==> flow/design.v <==
module fsm(
input logic CLK_50M,
output logic [15:0] audiodata,
input logic [31:0] flash_mem_readdata,
input logic flash_mem_readdatavalid,
input logic reset,
input logic direction,
output logic [6:0] state,
input logic newclock1,
output flash_mem_read,
input logic idle,
output logic [15:0] out,
output [3:0] flash_mem_byteenable
);
parameter [6:0] start = 7'b000_0000;
parameter [6:0] read = 7'b010_0000;
parameter [6:0] waitread = 7'b110_1111;
parameter [6:0] play1 = 7'b101_1111;
parameter [6:0] play2 = 7'b111_1111;
always_ff @ (posedge CLK_50M, posedge reset)
	begin
	if (reset) begin
		state<=start;
		audiodata<=16'b0;
		end
	else 
		begin
		case(state)
		start: if(idle)begin
			state<=read;
			end
			else
			state<=start;
		read:begin
			state<=waitread;
			end
		waitread:begin
			if ( flash_mem_readdatavalid==1'b1) state<= play1;
			end	
		play1:
			begin 
			if (direction)
				begin
				if(newclock1) 
					begin
					state<=start;
					audiodata<= flash_mem_readdata [31:16];
					end
				else 
				audiodata<= flash_mem_readdata [31:16];
				end
			else
				begin 
				if(newclock1) 
					begin
					audiodata<= flash_mem_readdata [15:0];
					state<=play2;
					end
				else
				audiodata<= flash_mem_readdata [15:0];
				end
			end
		play2:
			begin 
			if (direction)
				begin
				if(newclock1) 
					begin
					state<=start;
					audiodata<= flash_mem_readdata [15:0];
					end
				else 
				audiodata<= flash_mem_readdata [15:0];
				end
			else
				begin
				if(newclock1) 
					begin
					state<=start;
					audiodata<= flash_mem_readdata [31:16];
					end
				else 
				audiodata<= flash_mem_readdata [31:16];
				end
			end
		default: state<=start;
		endcase
end 
		end 
assign flash_mem_read=~state[4];
assign flash_mem_byteenable={~state[3],~state[2],~state[1],~state[0]};
assign out =flash_mem_readdata[15:0];
endmodule 
module clockdiv (input logic [31:0] d,input logic [31:0] desiredfreq,input logic clk, input logic rst, output logic reset, output logic newclock);
always_ff @ (posedge clk, posedge rst)
begin
	if (rst)
		begin
		newclock<=1'b0;
		reset<=1'b0;
		end
	else if (d==((32'd25000000/(desiredfreq))-32'd1))
		begin
		newclock<=1'b1;
		reset<=1'b0;
		end
	else if (d>=((32'd50000000/(desiredfreq))-32'b1))
		begin
		newclock<=1'b0;
		reset<=1'b1;
		end
	else
		begin
		newclock<= newclock;
		reset<=1'b0;
		end
end
endmodule
module counter(input logic clk, input logic rst, input logic reset, output logic [31:0] Q);
always_ff @ (posedge clk, posedge rst)
begin 
	if (rst)
		Q<=32'b0;
	else if (reset)
		begin
		Q<=32'b1;
		end
	else
		Q<=Q+32'b1;
end
endmodule
module flipflop #(parameter width = 23)(input logic clk, input logic rst, input logic [width-1:0] d, output logic [width-1:0] q);
always_ff @(posedge clk, posedge rst)
if (rst) q<={width{1'b0}};
else q<=d;
endmodule
module keyboardaddr (input logic [22:0]  currentaddr,
	input logic D, E, B, F, R,
	output logic [1:0] state,
	input logic clk,
	input logic rst,
	input logic en,
output logic idle,
	output logic [22:0] nextaddr
	);
	parameter idleFW = 2'b00;
	parameter idleBW = 2'b01;
	parameter FW = 2'b10;
	parameter BW = 2'b11;
assign idle=state[1];	
	always_ff @ (posedge clk, posedge rst)
	begin
				if (rst) begin
					state<=idleFW;
					nextaddr<=23'b0;
				end
				else if (en)
					case(state)
					idleFW:	 
							if(R) begin		 
								state<=idleFW;
								nextaddr<=1'b0;
								end
							else if(B) begin  
								state<=idleBW;
								nextaddr<=currentaddr;	
								end
							else if(E) begin	 
								state<=FW;
								nextaddr<=currentaddr+1'b1;
								end
							else begin		 
								state<=idleFW;
								nextaddr<=currentaddr;
								end
					idleBW:
							if(R) begin		 
								state<=idleBW;
								nextaddr<=1'b0;
								end
							else if(F) begin		 
								state<=idleFW;
								nextaddr<=currentaddr;	
								end
							else if(B) begin		 
								state<=BW;
								nextaddr<=currentaddr+1'b1;
								end
							else begin		 
								state<=idleBW;
								nextaddr<=currentaddr;
								end
					FW:			
							if(currentaddr==32'h7ffff) begin
						nextaddr<=32'b0;
							end
							else if(R) begin		 
									state<=FW;
									nextaddr<=32'b0;
								end
								else if(B) begin		 
									state<=BW;
									nextaddr<=currentaddr-1'b1;	
								end
								else if(D) begin		 
									state<=idleFW;
									nextaddr<=currentaddr;
								end
								else begin		 
									state<=FW;
									nextaddr<=currentaddr+1'b1;						
								end
					BW:
			if(currentaddr==32'b0) begin
				nextaddr<=32'h7ffff;
				end
							else if(R) begin 
								state<=BW;
								nextaddr<=32'h7ffff;
								end
							else if(F) begin		 
								state<=FW;
								nextaddr<=currentaddr+1'b1;	
								end
							else if(D) begin		 
								state<=idleBW;
								nextaddr<=currentaddr;
								end
							else begin		 
								state<=BW;
								nextaddr<=currentaddr-1'b1;
								end
						default: state<= idleFW;
				endcase
			end
endmodule
module vDFF(clk, rst, en, in, out);
	input logic clk;
	input logic rst;
	input logic en;
	input logic [22:0] in;
	output logic [22:0] out;
	always_ff @(posedge clk, posedge rst)
		if (rst) out<=23'b0;
		else if (en) out<=in;
endmodule 
module keyboardint(kbd, D,E,B,F,R);
	input logic [7:0] kbd;
	output D,E,B,F,R;
parameter character_B =8'h42;
parameter character_D =8'h44;
parameter character_E =8'h45;
parameter character_F =8'h46;
parameter character_R =8'h52;
parameter character_lowercase_b= 8'h62;
parameter character_lowercase_d= 8'h64;
parameter character_lowercase_e= 8'h65;
parameter character_lowercase_f= 8'h66;
parameter character_lowercase_r= 8'h72;
		assign D = (character_D == kbd)| (character_lowercase_d == kbd);
		assign E = (character_E == kbd)| (character_lowercase_e == kbd);
		assign B = (character_B == kbd)| (character_lowercase_b == kbd);
		assign F = (character_F == kbd)| (character_lowercase_f == kbd);
		assign R = (character_R == kbd)| (character_lowercase_r == kbd);
endmodule
module keyintegration(clk,rst,addvalue,prevaddvalue,keys);
	input logic clk;
	input logic rst;
	input logic [2:0] keys;
	output logic [31:0] addvalue;
	input logic [31:0] prevaddvalue;
	always_ff @(posedge clk, posedge rst)begin
			if(rst) begin
				addvalue<=0;
			end
			else if(keys[2]) begin
				addvalue<=0;
			end
			else if(keys[1]) begin
				addvalue<=prevaddvalue+32'd1000;
			end
			else if(keys[0]) begin
				addvalue<=prevaddvalue-32'd1000;
			end
			else begin
				addvalue<=prevaddvalue;
			end
		end
endmodule
`default_nettype none
module ipod_player(
    input  logic        clk,
    input  logic        reset,
    input  logic [7:0]  kbd_ascii,
    input  logic        speed_up,
    input  logic        speed_down,
    input  logic        speed_reset,
    input  logic        direction,
    input  logic [31:0] flash_readdata,
    input  logic        flash_readdatavalid,
    output logic        flash_read,
    output logic [3:0]  flash_byteenable,
    output logic [22:0] flash_address,
    output logic [15:0] audio_data,
    output logic        sample_clk
);
logic D,B,E,F,R;
logic [1:0] state2;
logic idle;
logic [6:0] state;
logic [15:0] out;
logic [22:0] nextaddress;
logic [22:0] currentaddress;
logic newclock1;
logic newclock1_q;
logic addr_en;
logic [31:0] d1;
logic resetcounter1;
logic [31:0] prevaddvalue;
logic [31:0] addvalue;
logic edgeclock1;
keyintegration speedcontrol(.clk(clk),.rst(reset),.addvalue(addvalue),.prevaddvalue(prevaddvalue),.keys({speed_reset,speed_up,speed_down}));
flipflop #(32) addvalueff (.clk(clk), .rst(reset), .d(addvalue), .q(prevaddvalue));
clockdiv div1 (.d(d1),.desiredfreq(32'd22000+addvalue),.clk(clk),.rst(reset),.reset(resetcounter1),.newclock(newclock1));
counter counter1 (.clk(clk), .rst(reset), .reset(resetcounter1), .Q(d1));
always_ff @(posedge clk, posedge reset)
    if (reset) newclock1_q <= 1'b0;
    else       newclock1_q <= newclock1;
assign addr_en = newclock1 & ~newclock1_q;
keyboardaddr addressset (.currentaddr(currentaddress),.clk(clk),.rst(reset),.en(addr_en),.idle(idle),.state(state2),.D(D),.E(E),.B(B),.F(F),.R(R),.nextaddr(nextaddress));
keyboardint keyboardinput (.kbd(kbd_ascii), .D(D), .E(E), .B(B), .F(F), .R(R));
vDFF addrVDFF(.clk(clk),.rst(reset),.en(addr_en),.in(nextaddress),.out(currentaddress));
doublesync newclock_doublsync(.indata(newclock1), .outdata(edgeclock1), .clk(clk), .reset(reset));
fsm flash(
.CLK_50M(clk),
.direction(direction),
.audiodata(audio_data),
.flash_mem_readdata(flash_readdata),
.flash_mem_readdatavalid(flash_readdatavalid),
.reset(reset),
.state(state),
.out(out),
.idle(idle),
.newclock1(edgeclock1),
.flash_mem_byteenable(flash_byteenable),
.flash_mem_read(flash_read)
);
assign flash_address = currentaddress[22:0];
assign sample_clk = newclock1;
endmodule
module doublesync(input logic indata, input logic clk, input logic reset, output logic outdata);
logic reg1;
always_ff @(posedge clk, posedge reset)
    if (reset) begin
        reg1 <= 1'b0;
        outdata <= 1'b0;
    end else begin
        reg1 <= indata;
        outdata <= reg1;
    end
endmodule
`default_nettype wire
Step by step through the tools: ipod_player
The steps from the RTL of ipod_player to its reports follow in flow order.
Line numbers count from 1 in the design file above.
Cell names lack the library's common part.
The mark n/a stands for no value.
- top: ipod_player
- clock: clk
- standard-cell library: sky130hd
- timing corner: tt_025C_1v80

After elaboration
Yosys after proc, flatten, opt, wreduce and memory -nomap, before mapping. Memory bits, and registers merged into a memory's read port (data or address), are not among the register bits. Print and check cells are not counted. Equal cells are merged and count once.
- output and inout port bits at 45
- noted register bits after elaboration: 171
- reduce/logical cells: 8
- order comparisons: 1
- noted equal/unequal tests: 23
- divide/modulo/power cells at 2
- noted $add $sub $neg: 8
- multiplexer cells: 47
- bitwise operators: 12
- operator list (kind ; count):
    divider 26 x 32 -> 32 bit with constant A ; 1
    divider 25 x 32 -> 32 bit with constant A ; 1
    two-way mux 23 bit ; 14
    two-way mux 32 bit ; 4
    case mux 23 bit (select 4 bit) ; 1
    == test 7 x 8 -> 1 bit with constant A ; 10
    subtractor 32 x 1 -> 32 bit with constant B ; 2
    case mux 7 bit (select 5 bit) ; 1
    adder 15 x 32 -> 32 bit with constant A ; 1
    adder 32 x 1 -> 32 bit with constant B ; 1
    adder 32 x 10 -> 32 bit with constant B ; 1
    subtractor 32 x 10 -> 32 bit with constant B ; 1
    greater-or-equal comparator 32 bit ; 1
    == test 32 bit ; 1
    case mux 16 bit (select 2 bit) ; 1
    two-way mux 16 bit ; 2
    two-way mux 2 bit ; 14
    two-way mux 7 bit ; 4
    adder 23 x 1 -> 23 bit with constant B ; 1
    subtractor 23 x 1 -> 23 bit with constant B ; 1
    == test 23 x 19 -> 1 bit with constant B ; 1
    zero test 23 bit ; 1
    == test 7 bit with constant B ; 3
    case mux 2 bit (select 4 bit) ; 1
    == test 7 x 6 -> 1 bit with constant B ; 1
    zero test 7 bit ; 1
    NOT 1 bit ; 6
    != test 2 bit with constant B ; 3
Not listed: further kinds 12, cells in them 21.

Logic depth
Depth = most cells in a row (Yosys ltp): at word level without a register or memory, in the mapped netlist without a sequential cell, where the memories' decode and read muxes count.
- noted depth in word-level cells: 7
- ABC_AREA: 0
- gate-level depth with buffers: 392
- depth with buffers taken out at 346

Netlist
The flow's flattened synthesis, as Yosys stat reports it; memories are mapped. The netlist is that of the ABC_AREA named above (0 if unset); the other value can give another one.
- cells by type (cell ; count ; area in all (sq um)):
    ha_1 ; 1011 ; 1.26E+04
    xnor2_1 ; 553 ; 4.84E+03
    a21oi_1 ; 941 ; 4.71E+03
    nor2_1 ; 1198 ; 4.5E+03
    dfrtp_1 ; 171 ; 4.28E+03
    nand2_1 ; 1099 ; 4.13E+03
    o21ai_0 ; 712 ; 3.56E+03
    a21o_1 ; 402 ; 3.02E+03
    xor2_1 ; 326 ; 2.86E+03
    o21a_1 ; 249 ; 1.87E+03
    nor3_1 ; 319 ; 1.6E+03
    nand3_1 ; 300 ; 1501.44
    mux2_2 ; 126 ; 1.42E+03
    inv_1 ; 357 ; 1.34E+03
    clkbuf_1 ; 268 ; 1.01E+03
    nand2b_1 ; 162 ; 1.01E+03
    a31oi_1 ; 154 ; 963.424
    or3_1 ; 139 ; 869.584
Not listed: further types 99, cells in them 2037.
- noted mapped cells: 10524
- cell area after synthesis: 71682.5 sq um
- buffers: 390
- sequential part of the area at 4279.1 sq um
- flip-flop cells: 171
By module: a second synthesis without flattening, with its own total; a netlist apart from the flattened one above.
- cells (unflattened synthesis) at 10689
- area total of the unflattened synthesis: 73663.1 sq um
Each row is one instance without its submodules.
- modules (module ; cells ; instances ; area (sq um)):
    clockdiv ; 9383 ; 1 ; 62319.8
    keyboardaddr ; 556 ; 1 ; 3792.4
    keyintegration ; 242 ; 1 ; 2109.5
    counter ; 166 ; 1 ; 1614.0
    fsm ; 150 ; 1 ; 1357.6
    vDFF ; 49 ; 1 ; 860.8
    flipflop #(width=32) ; 33 ; 1 ; 804.5
    ipod_player ; 98 ; 1 ; 680.7
    keyboardint ; 9 ; 1 ; 70.1
    doublesync ; 3 ; 1 ; 53.8

Timing after synthesis
Path of least setup slack by OpenSTA after synthesis, without wires, with an ideal clock, recovery checks aside; 20% of the period is set as input and as output delay. Where synthesis merged equal registers, the netlist keeps one of their names.
- kind: register -> register
- start point: reg speedcontrol.addvalue[4]
- end point: reg div1.newclock
- slack at 16961 ps
- library setup time at 65 ps
- launch time at the first pin: 0 ps
- period at 100000 ps
- path delay: 83039 ps
- arrival: 82974 ps
- driving pins on the path: 359
- noted synthesis period reached: 83039 ps
"path delay" = arrival - input delay + setup time.
"driving pins on the path": output pins that drive a net of the path, with the launching flip-flop's if there is one; two outputs of one cell count as two.
"synthesis period reached" is the clock period less the worst setup slack; recovery checks do not enter. This is arithmetic on one report: input and output delays are still those of the set period (20% each).
The rows between start and end are the longest chain of elaborated cells between them; the timing report does not say that the signal goes this way. Where chains are equally long, one stands for them.
Each line given opens the expression or statement behind the cell; cells for indexed reads and writes are added by Yosys, which also makes memories of some case tables.
A register here has more assigning lines than the two given.
- path through: dfrtp_1 -> clkbuf_1 -> inv_1 -> ha_1 -> buf_2 -> or4b_4 -> a2111o_1 -> nand4_1 -> xor2_1 -> nand4_2 -> or4_1 -> nor4_1 -> o211ai_1 -> nor2_1 -> ha_1 -> nor2_1 -> a2111oi_0 -> a311oi_1 -> [... 323 more ...] -> nor2_1 -> ha_1 -> ha_1 -> a21o_1 -> a21o_1 -> a21o_1 -> a21o_1 -> a21o_1 -> a21o_1 -> a21o_1 -> a21o_1 -> a21o_1 -> a21oi_1 -> o21ai_0 -> a221oi_1 -> o31ai_1 -> a221oi_1 -> a21o_1
- cells in the longest elaborated chain: 6
- elaborated cells on any way between the ends at 10
- classes of those cells: add/sub: 3; div: 2; compare: 1; eq/ne: 1; mux: 2; reduce/logical: 1
- RTL lines, path after synthesis (what ; RTL line ; source):
    from (decl) ; 270 ; output logic [31:0] addvalue;
    from (assign) ; 280 ; addvalue<=prevaddvalue+32'd1000;
    from (assign) ; 283 ; addvalue<=prevaddvalue-32'd1000;
    adder 15 x 32 -> 32 bit ; 324 ; clockdiv div1 (.d(d1),.desiredfreq(32'd22000+addvalue),.clk(clk),.rst(reset),.reset(resetcounter1),.newclock(n ...
    divider 26 x 32 -> 32 bit ; 107 ; else if (d>=((32'd50000000/(desiredfreq))-32'b1))
    subtractor 32 x 1 -> 32 bit ; 107 ;
    greater-or-equal comparator 32 bit ; 107 ;
    two-way mux 1 bit ; 107 ;
    two-way mux 1 bit ; 102 ; else if (d==((32'd25000000/(desiredfreq))-32'd1))
    to (assign) ; 104 ; newclock<=1'b1;
    to (assign) ; 114 ; newclock<= newclock;
    to (decl) ; 94 ; module clockdiv (input logic [31:0] d,input logic [31:0] desiredfreq,input logic clk, input logic rst, output ...

Path in the finished layout
Path of least setup slack in the final report of flow run A (OpenROAD, finished layout, wires in). Where an end is a register, its clock arrival counts in the times.
The path's times are printed in steps of 10 ps; the period is the one set.
- kind: register -> register
- start point: reg speedcontrol.addvalue[4]
- end point: reg div1.newclock
- slack at 56420 ps
- period at 156000 ps
- driving pins on the path: 335
- library setup time at 60 ps
- launch time at the first pin: 480 ps
- arrival: 100000 ps
The rows between start and end are the longest chain of elaborated cells between them; the timing report does not say that the signal goes this way. Where chains are equally long, one stands for them.
A register here has more assigning lines than the two given.
- path through: dfrtp_4 -> inv_1 -> ha_4 -> or4b_4 -> a2111oi_4 -> nor4_1 -> xnor2_2 -> nand4_1 -> or4_1 -> nor4_1 -> o211ai_1 -> nor2_1 -> ha_1 -> nor2_1 -> a2111oi_0 -> a311oi_1 -> nor2b_1 -> ha_1 -> [... 299 more ...] -> a211o_1 -> nor4_1 -> buf_4 -> nand2_1 -> nor2_1 -> nor2_1 -> ha_1 -> a21o_1 -> a21o_1 -> a21o_1 -> a21o_1 -> a21o_1 -> a21oi_1 -> o21ai_0 -> a221oi_1 -> o31ai_1 -> a221oi_1 -> a21o_1
- cells in the longest elaborated chain: 6
- elaborated cells on any way between the ends at 10
- classes of those cells: add/sub: 3; div: 2; compare: 1; eq/ne: 1; mux: 2; reduce/logical: 1
- RTL lines, path post-layout (what ; RTL line ; source):
    from (decl) ; 270 ; output logic [31:0] addvalue;
    from (assign) ; 280 ; addvalue<=prevaddvalue+32'd1000;
    from (assign) ; 283 ; addvalue<=prevaddvalue-32'd1000;
    adder 15 x 32 -> 32 bit ; 324 ; clockdiv div1 (.d(d1),.desiredfreq(32'd22000+addvalue),.clk(clk),.rst(reset),.reset(resetcounter1),.newclock(n ...
    divider 26 x 32 -> 32 bit ; 107 ; else if (d>=((32'd50000000/(desiredfreq))-32'b1))
    subtractor 32 x 1 -> 32 bit ; 107 ;
    greater-or-equal comparator 32 bit ; 107 ;
    two-way mux 1 bit ; 107 ;
    two-way mux 1 bit ; 102 ; else if (d==((32'd25000000/(desiredfreq))-32'd1))
    to (assign) ; 104 ; newclock<=1'b1;
    to (assign) ; 114 ; newclock<= newclock;
    to (decl) ; 94 ; module clockdiv (input logic [31:0] d,input logic [31:0] desiredfreq,input logic clk, input logic rst, output ...

# Flow runs of ipod_player

Stored flow runs of ipod_player (2 of them; Yosys, OpenROAD, sky130hd). They differ in their settings and are not a sequence. Constraints: input delay and output delay 20% of the set period each, output load 0.01 pF.
"time on the worst setup path" is the time allowed to the run's worst setup path (the clock period less input and output delay, where it has them) less its slack. Clock arrival times count: a late capture clock shortens it, a late launch clock lengthens it.
"time on the worst setup path" is known to 10 ps.

Flow run A

==> flow/run.sh <==
#!/bin/bash
# the make line also repeats the synthesis and layout settings of config.mk as NAME=value (left out here)
make -C /OpenROAD-flow-scripts/flow DESIGN_CONFIG=/design/flow/config.mk WORK_HOME=/design/flow/orfs CLKGATE_MAP_FILE= finish
==> flow/config.mk <==
export PLATFORM = sky130hd
export DESIGN_NAME = ipod_player
export DESIGN_NICKNAME = ipod_player
export VERILOG_FILES = /design/flow/design.v
export SDC_FILE = /design/flow/constraint.sdc
export NUM_CORES = 4
export LEC_CHECK = 0
export CAP_MARGIN = 20
export CORE_MARGIN = 2
export CORE_UTILIZATION = 40
export SETUP_SLACK_MARGIN = 5
export SLEW_MARGIN = 20
==> flow/constraint.sdc <==
create_clock -name core_clock -period 156.0 [get_ports {clk}]
set_input_delay 31.2000 -clock core_clock [delete_from_list [all_inputs] [get_ports {clk}]]
set_output_delay 31.2000 -clock core_clock [all_outputs]
set_load 0.01 [all_outputs]

Measured in flow run A:
- noted the die outline area: 182607.0 sq um
- chip area in the Yosys report at 71682.5 sq um
- total negative slack: 0 ps
- noted the time on the worst setup path: 99580 ps
- kind of the worst setup path: register -> register
- worst hold slack after layout at 420 ps
- noted the worst setup slack after layout: 56418 ps
- standard-cell area of the final layout at 76508.4 sq um

Flow run B

==> flow/run.sh <==
#!/bin/bash
# the make line also repeats the synthesis and layout settings of config.mk as NAME=value (left out here)
make -C /OpenROAD-flow-scripts/flow DESIGN_CONFIG=/design/flow/config.mk WORK_HOME=/design/flow/orfs CLKGATE_MAP_FILE= finish
==> flow/config.mk <==
export PLATFORM = sky130hd
export DESIGN_NAME = ipod_player
export DESIGN_NICKNAME = ipod_player
export VERILOG_FILES = /design/flow/design.v
export SDC_FILE = /design/flow/constraint.sdc
export NUM_CORES = 4
export LEC_CHECK = 0
export ABC_AREA = 0
export CAP_MARGIN = 20
export CELL_PAD_IN_SITES_DETAIL_PLACEMENT = 0
export CORE_MARGIN = 2
export CORE_UTILIZATION = 64
export CTS_CLUSTER_SIZE = 35
export GPL_ROUTABILITY_DRIVEN = 0
export GPL_TIMING_DRIVEN = 1
export MIN_ROUTING_LAYER = met2
export SETUP_SLACK_MARGIN = 5.0
export SLEW_MARGIN = 20
==> flow/constraint.sdc <==
create_clock -name core_clock -period 111.0 [get_ports {clk}]
set_input_delay 22.2000 -clock core_clock [delete_from_list [all_inputs] [get_ports {clk}]]
set_output_delay 22.2000 -clock core_clock [all_outputs]
set_load 0.01 [all_outputs]

Flow run B: no final report: routing broke off with GRT-0116.
